==> flow/design.v <==
module alu #(
    parameter INST_W = 4,
    parameter INT_W  = 6,
    parameter FRAC_W = 10,
    parameter DATA_W = INT_W + FRAC_W
)(
    input                      i_clk,
    input                      i_rst_n,
    input                      i_in_valid,
    output                     o_busy,
    input         [INST_W-1:0] i_inst,
    input  signed [DATA_W-1:0] i_data_a,
    input  signed [DATA_W-1:0] i_data_b,
    output                     o_out_valid,
    output        [DATA_W-1:0] o_data
);
localparam SADD = 4'd0;  
localparam SSUB = 4'd1;  
localparam SMUL = 4'd2;  
localparam SACC = 4'd3;  
localparam SOFT = 4'd4;  
localparam XOR = 4'd5;   
localparam ARSH = 4'd6;  
localparam LROT = 4'd7;  
localparam CLZ = 4'd8;   
localparam RM4 = 4'd9;   
localparam MEM_H = 16;   
integer i;
localparam RANGE1 = 6'b100000;
localparam RANGE2 = 6'b010000;
localparam RANGE3 = 6'b001000;
localparam RANGE4 = 6'b000100;
localparam RANGE5 = 6'b000010;
localparam RANGE6 = 6'b000001;
localparam WAIT = 1'b0;
localparam EXE = 1'b1;
reg signed [DATA_W-1:0] comb_result; 
reg [DATA_W-1:0] rot_result; 
reg [DATA_W-1:0] add_sub_result;
reg signed [DATA_W+3:0] acc_result20;
reg signed [DATA_W-1:0] acc_result;
reg signed [DATA_W:0] add_sub_result17;
reg [DATA_W-1:0] arsh_result;
reg [2*DATA_W-1:0] lrot_base;
reg [DATA_W-1:0] lrot_result;
reg [4:0] clz_result;
reg [12:0] rm4_result;
reg [7:0] clz8;
reg [3:0] clz4;
wire [5:0] soft_range;
reg signed [DATA_W-1:0] soft_result;
reg [DATA_W-1:0] o_data_buffer;
reg busy_buffer;
reg ovalid_buffer;
reg [INST_W-1:0] inst_buffer;
reg signed [DATA_W-1:0] data_a_buffer;
reg signed [DATA_W-1:0] data_b_buffer;
reg signed [DATA_W+3:0] acc_mem [MEM_H-1:0];     
reg cs, ns;
always @(posedge i_clk or negedge i_rst_n) begin
    if(!i_rst_n) begin
        for (i=0; i<16; i=i+1) begin
            acc_mem[i] <= 20'd0;
        end
    end
    else if (inst_buffer == SACC)begin
        acc_mem[data_a_buffer[3:0]] <= acc_result20;
    end
end
always @(posedge i_clk or negedge i_rst_n) begin
    if(!i_rst_n) begin
        cs <= WAIT;
    end
    else begin
        cs <= ns;
    end
end
always @(*) begin
    if (cs == WAIT) begin
        ns = (i_in_valid) ? EXE : WAIT;
    end
    else begin
        ns = WAIT;
    end
end
always @(posedge i_clk or negedge i_rst_n) begin
    if(!i_rst_n) begin
        busy_buffer <= 1'b0;
        ovalid_buffer <= 1'b0;
        inst_buffer <= 4'd0;
        o_data_buffer <= 16'd0;
        data_a_buffer <= 16'd0;
        data_b_buffer <= 16'd0;
    end
    else begin
        inst_buffer <= i_inst;
        o_data_buffer <= comb_result;
        data_a_buffer <= i_data_a;
        data_b_buffer <= i_data_b;
        if (cs == WAIT) begin
            busy_buffer <= (i_in_valid) ? 1'b1 : 1'b0;
            ovalid_buffer <= 1'b0;
        end
        else begin
            busy_buffer <= 1'b0;
            ovalid_buffer <= 1'b1;
        end
    end
end
assign o_data = o_data_buffer;
assign o_out_valid = ovalid_buffer;
assign o_busy = busy_buffer;
assign soft_range[5] = data_a_buffer >= 16'sh0800;                                      
assign soft_range[4] = (data_a_buffer >= 16'sh0000) && (data_a_buffer < 16'sh0800);     
assign soft_range[3] = (data_a_buffer >= 16'shfc00) && (data_a_buffer < 16'sh0000);     
assign soft_range[2] = (data_a_buffer >= 16'shf800) && (data_a_buffer < 16'shfc00);     
assign soft_range[1] = (data_a_buffer >= 16'shf400) && (data_a_buffer < 16'shf800);     
assign soft_range[0] = (data_a_buffer < 16'shf400);                                     
always @(*) begin
    comb_result = 16'd0;
    case(inst_buffer)
        SADD : begin
            comb_result = add_sub_result;
        end
        SSUB : begin
            comb_result = add_sub_result;
        end 
        SMUL : begin
            comb_result = S_mul(data_a_buffer, data_b_buffer);
        end
        SACC : begin
            comb_result = acc_result;
        end
        SOFT : begin
            comb_result = soft_result;
        end
        XOR : begin
            comb_result = data_a_buffer ^ data_b_buffer;
        end
        ARSH : begin
            comb_result = arsh_result;
        end
        LROT : begin
            comb_result = lrot_result;
        end
        CLZ : begin
            comb_result = (clz_result[4]) ? 16'h0010 : {12'b0, clz_result[3:0]};
        end
        RM4 : begin
            comb_result = {3'd0,rm4_result};
        end
    endcase
end
always @(*) begin
    acc_result20 = (acc_mem[data_a_buffer[3:0]] + data_b_buffer);
    if (acc_result20 > 20'sh07fff) begin
        acc_result = 16'h7fff;
    end
    else if (acc_result20 < 20'shf8000) begin
        acc_result = 16'h8000;
    end
    else begin
        acc_result = acc_result20[DATA_W-1:0];
    end
end
always @(*) begin
    add_sub_result17 = (inst_buffer[0]) ? (data_a_buffer - data_b_buffer) : (data_a_buffer + data_b_buffer);
    if (!add_sub_result17[DATA_W]) begin  
        add_sub_result = (add_sub_result17 > 17'sh07fff) ? 16'h7fff : add_sub_result17[DATA_W-1:0];  
    end
    else begin   
        add_sub_result = (add_sub_result17 < 17'sh18000) ? 16'h8000 : add_sub_result17[DATA_W-1:0];
    end
end
always @(*) begin
    soft_result = 16'd0;
    case (soft_range)
        RANGE1 : begin               
            soft_result = data_a_buffer;                                                                     
        end 
        RANGE2 : begin                           
            soft_result = dev3($signed({data_a_buffer, 1'b0}) + 18'sh00800);     
        end
        RANGE3 : begin
            soft_result = dev3($signed(({data_a_buffer[DATA_W-1], data_a_buffer})) + 18'sh00800);          
        end
        RANGE4 : begin
            soft_result = dev9($signed({data_a_buffer, 1'b0}) + 18'sh01400);     
        end
        RANGE5 : begin
            soft_result = dev9($signed({data_a_buffer[DATA_W-1], data_a_buffer}) + 18'sh00c00);          
        end
        RANGE6 : begin
            soft_result = 16'd0;                                                                     
        end
    endcase
end
always @(*) begin
    arsh_result = data_a_buffer >>> data_b_buffer[4:0];
end
always @(*) begin
    lrot_base = {2{data_a_buffer}};
    lrot_result = lrot_base[(5'd16-data_b_buffer[4:0])+:DATA_W];
end
always @(*) begin
    clz_result[4] = (~|data_a_buffer);
    clz_result[3] = (~|data_a_buffer[15:8]);
    clz8 = (clz_result[3]) ? data_a_buffer[7:0] : data_a_buffer[15:8];
    clz_result[2] = (~|clz8[7:4]);
    clz4 = (clz_result[2]) ? clz8[3:0] : clz8[7:4];
    clz_result[1] = (~|clz4[3:2]);
    clz_result[0] = (clz_result[1]) ? ~clz4[1] : ~clz4[3];
end
always @(*) begin
    for (i=0; i<13; i=i+1) begin
        rm4_result[i] = data_a_buffer[i+:4] == data_b_buffer[(15-i)-:4];
    end
end
function automatic [DATA_W-1:0] S_mul;
    input signed [DATA_W-1:0] data_a;
    input signed [DATA_W-1:0] data_b;
    reg signed [2*DATA_W-1:0] mul_result;
    begin
        mul_result = data_a * data_b;
        if (!mul_result[2*DATA_W-1]) begin
            if (mul_result > 32'sh01fffc00) begin
                S_mul = 16'h7fff;  
            end
            else begin
                S_mul = (mul_result[9]) ? mul_result[25:10] + 16'sd1 : mul_result[25:10];   
            end
        end
        else begin
            if (mul_result < 32'shfe000000) begin
                S_mul = 16'h8000;   
            end
            else begin
                S_mul = (mul_result[9]) ? mul_result[25:10] + 16'sd1 : mul_result[25:10];   
            end
        end
    end
endfunction
localparam EXT_BIT = 10;
function automatic [DATA_W-1:0] dev3;
    input signed [17:0] devident;        
    reg signed [EXT_BIT+17:0] ext_devident;
    reg signed [EXT_BIT+17:0] Q0;
    reg signed [EXT_BIT+17:0] Q1;
    reg signed [EXT_BIT+17:0] Q2;
    reg signed [EXT_BIT+17:0] Q3, Q3_plus1;
    begin
        ext_devident = {devident, 10'b0};            
        Q0 = ((ext_devident >> 2) + ext_devident) >> 2;
        Q1 = (Q0 + ext_devident) >> 1;
        Q2 = ((Q1 >> 6) + Q1);
        Q3 = ((Q2 >> 12) + Q2) >> 1;
        Q3_plus1 = Q3 + $signed({18'h00001,10'b0});   
        dev3 = (Q3[EXT_BIT-1]) ? Q3_plus1[EXT_BIT+15:EXT_BIT] : Q3[EXT_BIT+15:EXT_BIT];
    end
endfunction
function automatic [DATA_W-1:0] dev9;
    input signed [17:0] devident;
    reg signed [EXT_BIT+17:0] ext_devident;
    reg signed [EXT_BIT+17:0] Q0;
    reg signed [EXT_BIT+17:0] Q1;
    reg signed [EXT_BIT+17:0] Q2;
    reg signed [EXT_BIT+17:0] Q3, Q3_plus1;
    begin
        ext_devident = {devident, 10'b0};    
        Q0 = ((ext_devident >> 1) + ext_devident) >> 1;
        Q1 = (Q0 + ext_devident) >> 1;
        Q2 = ((Q1 >> 6) + Q1);
        Q3 = ((Q2 >> 12) + Q2) >> 3;
        Q3_plus1 = Q3 + $signed({18'h00001,10'b0});   
        dev9 = (Q3[EXT_BIT-1]) ? Q3_plus1[EXT_BIT+15:EXT_BIT] : Q3[EXT_BIT+15:EXT_BIT];
    end
endfunction
endmodule
# Step by step through the tools: alu
# The steps from the RTL of alu to its reports follow in flow order.
# Line numbers count from 1 in the design file above.
# Operators: Yosys type, input widths -> output width; for muxes data width and select width s.
# Not given: n/a
# inputs
top	alu
clock_port	i_clk
library	sky130hd
pvt_corner	tt_025C_1v80

# Word level
# Yosys after proc, flatten, opt, wreduce and memory -nomap, before mapping. Print and check cells are not counted.
# op_classes
addsub	29
n_mul	1
cmp	16
eq_ne	42
n_shift	2
muxes	24
logic	3
n_reduce_logical	30
# op_table
operator	n
$mul 16x16->32	1
$pmux 20 s16	1
$mux 16	13
$pmux 16 s9	1
$add 21x27->28	4
$pmux 16 s5	1
$add 17x28->28	2
$add 27x27->28	2
$add 27x28->28	2
$add 28x27->28	2
$add 28x28->28	2
$add 17x27->27	2
$add 25x11->26 const B	2
$add 26x11->26 const B	2
$eq 4x4->1	13
$eq 4x4->1 const B	10
$add 16x13->17 const B	2
$ge 16x13->1 const B	2
$lt 16x13->1 const B	2
$reduce_and 2->1	16
$gt 32x26->1 const B	1
$lt 32x26->1 const B	1
$shiftx 32x6->16	1
$eq 4x3->1 const B	8
$add 20x16->20	1
$gt 20x16->1 const B	1
$lt 20x16->1 const B	1
$add 17x13->18 const B	1
# Not listed: further kinds 35, cells in them 50.
# bits
register_bits	374
elab_cells	169

# Depth
# Yosys ltp: most cells in a row. Word level: on the elaborated netlist, between registers, memories and ports. Mapped: between sequential cells and ports; inverters and the memories' decode and read muxes count.
# logic_depth
ltp_word	9
abc_area	1
depth_mapped	64
mapped_depth_nobuf	63

# Netlist
# Yosys stat after the flow's synthesis: flattened, memories mapped to cells. It holds for the ABC_AREA given above (unset counts as 0); a run with the other value may have another netlist.
# mapped
cells	5889
area_um2	42826.1
seqArea_um2	9359.0
flip_flops	374
n_buf	171
# types
type	n	area_total_um2
sky130_fd_sc_hd__dfrtp_1	374	9.36E+03
sky130_fd_sc_hd__nand2_1	1510	5.67E+03
sky130_fd_sc_hd__fa_1	270	5.41E+03
sky130_fd_sc_hd__ha_1	409	5.12E+03
sky130_fd_sc_hd__inv_1	916	3.44E+03
sky130_fd_sc_hd__o21ai_0	502	2512.41
sky130_fd_sc_hd__a21oi_1	333	1.67E+03
sky130_fd_sc_hd__xor2_1	183	1.6E+03
sky130_fd_sc_hd__nor2_1	305	1.14E+03
sky130_fd_sc_hd__nand3_1	212	1.06E+03
sky130_fd_sc_hd__xnor2_1	80	700.672
sky130_fd_sc_hd__clkbuf_1	155	581.808
sky130_fd_sc_hd__nand4_1	71	444.176
sky130_fd_sc_hd__a221oi_1	46	402.886
sky130_fd_sc_hd__a22o_1	29	253.994
sky130_fd_sc_hd__o21bai_1	31	232.723
sky130_fd_sc_hd__nor3_1	46	230.221
sky130_fd_sc_hd__nand2_2	34	212.704
# Not listed: further types 58, cells in them 383.

# Worst setup path after synthesis
# OpenSTA on the mapped netlist: ideal clock, no wires. The path of least setup slack (recovery checks aside). Input and output delay are each 20% of the period. Register names are those of the netlist, which keeps one name where synthesis merged equal registers.
# synth_timing
path_kind	register -> register
startpoint	reg data_a_buffer[1]
endpoint	reg o_data_buffer[12]
tclk_ns	11.0
setup_time_ns	0.117
arrival_ns	7.907
t_required_ns	10.883
slack_ns	2.976
path_delay_ns	8.024
stages	56
n_path_buf	1
synth_period_reached_ns	8.024
# "path_delay_ns" = arrival - input delay + setup time.
# "stages" counts driving pins, that of a launching flip-flop among them; a cell with two outputs on the path counts twice.
# "synth_period_reached_ns" is the clock period less the worst setup slack; recovery checks do not enter. This is arithmetic on one report: input and output delays are still those of the set period (20% each).
# synth_via
path_cell_list	sky130_fd_sc_hd__dfrtp_1 sky130_fd_sc_hd__clkbuf_1 sky130_fd_sc_hd__inv_1 sky130_fd_sc_hd__ha_1 sky130_fd_sc_hd__nand3_1 sky130_fd_sc_hd__nand2_1 sky130_fd_sc_hd__a21oi_1 sky130_fd_sc_hd__o21bai_1 sky130_fd_sc_hd__a21oi_1 sky130_fd_sc_hd__o21bai_1 sky130_fd_sc_hd__a21oi_1 sky130_fd_sc_hd__o21ai_0 sky130_fd_sc_hd__a21oi_1 sky130_fd_sc_hd__o21ai_0 sky130_fd_sc_hd__xnor2_1 sky130_fd_sc_hd__inv_1 sky130_fd_sc_hd__ha_1 sky130_fd_sc_hd__nand2_1 (+20 left out) sky130_fd_sc_hd__nand2_1 sky130_fd_sc_hd__nand3_1 sky130_fd_sc_hd__nand2_1 sky130_fd_sc_hd__xor2_1 sky130_fd_sc_hd__ha_1 sky130_fd_sc_hd__nand2_1 sky130_fd_sc_hd__nor2_1 sky130_fd_sc_hd__nand3_1 sky130_fd_sc_hd__nor2_1 sky130_fd_sc_hd__nand2_1 sky130_fd_sc_hd__nor2_1 sky130_fd_sc_hd__nand4_1 sky130_fd_sc_hd__nand3_1 sky130_fd_sc_hd__nand3_1 sky130_fd_sc_hd__a21oi_1 sky130_fd_sc_hd__nand2_1 sky130_fd_sc_hd__nand2_1 sky130_fd_sc_hd__nand2_1
# synth_rtl
item	line_no	source
start, declared	56	reg signed [DATA_W-1:0] data_a_buffer;
start, assigned	92	data_a_buffer <= 16'd0;
start, assigned	98	data_a_buffer <= i_data_a;
end, assigned	91	o_data_buffer <= 16'd0;
end, assigned	97	o_data_buffer <= comb_result;
end, declared	52	reg [DATA_W-1:0] o_data_buffer;
# No chain of elaborated cells between the ends is given.

# Timing after layout
# From the final timing report of record 1: the path of least setup slack in the routed layout; clock arrival at registers is part of the times.
# layout_timing
path_kind	register -> register
startpoint	reg data_a_buffer[2]
endpoint	reg o_data_buffer[10]
tclk_ns	7.58
setup_time_ns	0.12
arrival_ns	8.49
t_required_ns	8.04
slack_ns	-0.45
stages	54
n_path_buf	2
# layout_via
path_cell_list	sky130_fd_sc_hd__dfrtp_2 sky130_fd_sc_hd__ha_4 sky130_fd_sc_hd__fa_2 sky130_fd_sc_hd__nand3_2 sky130_fd_sc_hd__nand2_2 sky130_fd_sc_hd__a21oi_2 sky130_fd_sc_hd__o21bai_1 sky130_fd_sc_hd__a21o_1 sky130_fd_sc_hd__a21oi_2 sky130_fd_sc_hd__o21ai_1 sky130_fd_sc_hd__a21o_1 sky130_fd_sc_hd__nand3_2 sky130_fd_sc_hd__nand2_2 sky130_fd_sc_hd__a21oi_2 sky130_fd_sc_hd__xor2_1 sky130_fd_sc_hd__ha_1 sky130_fd_sc_hd__buf_4 sky130_fd_sc_hd__a21oi_1 (+18 left out) sky130_fd_sc_hd__nand2_1 sky130_fd_sc_hd__inv_1 sky130_fd_sc_hd__ha_2 sky130_fd_sc_hd__nand2_2 sky130_fd_sc_hd__nor2_1 sky130_fd_sc_hd__nand2_1 sky130_fd_sc_hd__nor2_2 sky130_fd_sc_hd__nand4_1 sky130_fd_sc_hd__nor2_1 sky130_fd_sc_hd__nand2_2 sky130_fd_sc_hd__nor2_4 sky130_fd_sc_hd__nand2_2 sky130_fd_sc_hd__nand2_1 sky130_fd_sc_hd__o21ai_1 sky130_fd_sc_hd__nor2_1 sky130_fd_sc_hd__nand3_1 sky130_fd_sc_hd__nand2_1 sky130_fd_sc_hd__nand2_1
# layout_rtl
item	line_no	source
start, declared	56	reg signed [DATA_W-1:0] data_a_buffer;
start, assigned	92	data_a_buffer <= 16'd0;
start, assigned	98	data_a_buffer <= i_data_a;
end, assigned	91	o_data_buffer <= 16'd0;
end, assigned	97	o_data_buffer <= comb_result;
end, declared	52	reg [DATA_W-1:0] o_data_buffer;
# No chain of elaborated cells between the ends is given.

# Top module alu; platform sky130hd; tools Yosys and OpenROAD; 3 stored runs in no particular order. Input and output delays are each 20% of the period that was set; the output load is 0.01 pF.
# "critical_path_time_ns" is the time allowed to the run's worst setup path (the clock period less input and output delay, where it has them) less its slack. Clock arrival times count: a late capture clock shortens it, a late launch clock lengthens it.
# Among the settings, n/a means not set for that run.
run name	ABC_AREA	CAP_MARGIN	CELL_PAD_IN_SITES_GLOBAL_PLACEMENT	CORE_ASPECT_RATIO	CORE_MARGIN	CORE_UTILIZATION	CTS_CLUSTER_DIAMETER	GPL_ROUTABILITY_DRIVEN	GPL_TIMING_DRIVEN	MAX_ROUTING_LAYER	MIN_ROUTING_LAYER	PLACE_DENSITY_LB_ADDON	SETUP_SLACK_MARGIN	TNS_END_PERCENT	period_ns	SLEW_MARGIN	final_stdcell_area_um2	setup_ws_ns	setupTns_ns	yosys.chip_area_um2	holdWs_ns	dieArea_um2	critical_path_time_ns	worst_path_kind
record 1	1	5	3	1.43	8	36	335	1	1	met4	met1	0.27	-0.48	40	7.58	20	56803.2	-0.452	-5.735	42826.1	0.416	130431.0	8.03	register -> register
record 2	1	5	n/a	1.43	8	33	335	0	1	met4	met1	0.27	-0.48	40	7.58	20	55818.5	-0.421	-5.134	42826.1	0.411	141744.0	8.00	register -> register
record 3	0	5	1	1.43	8	36	335	1	1	met4	met1	0.27	-0.48	40	7.58	10	54020.6	-1.631	-23.513	41154.5	0.397	125566.0	9.21	register -> register
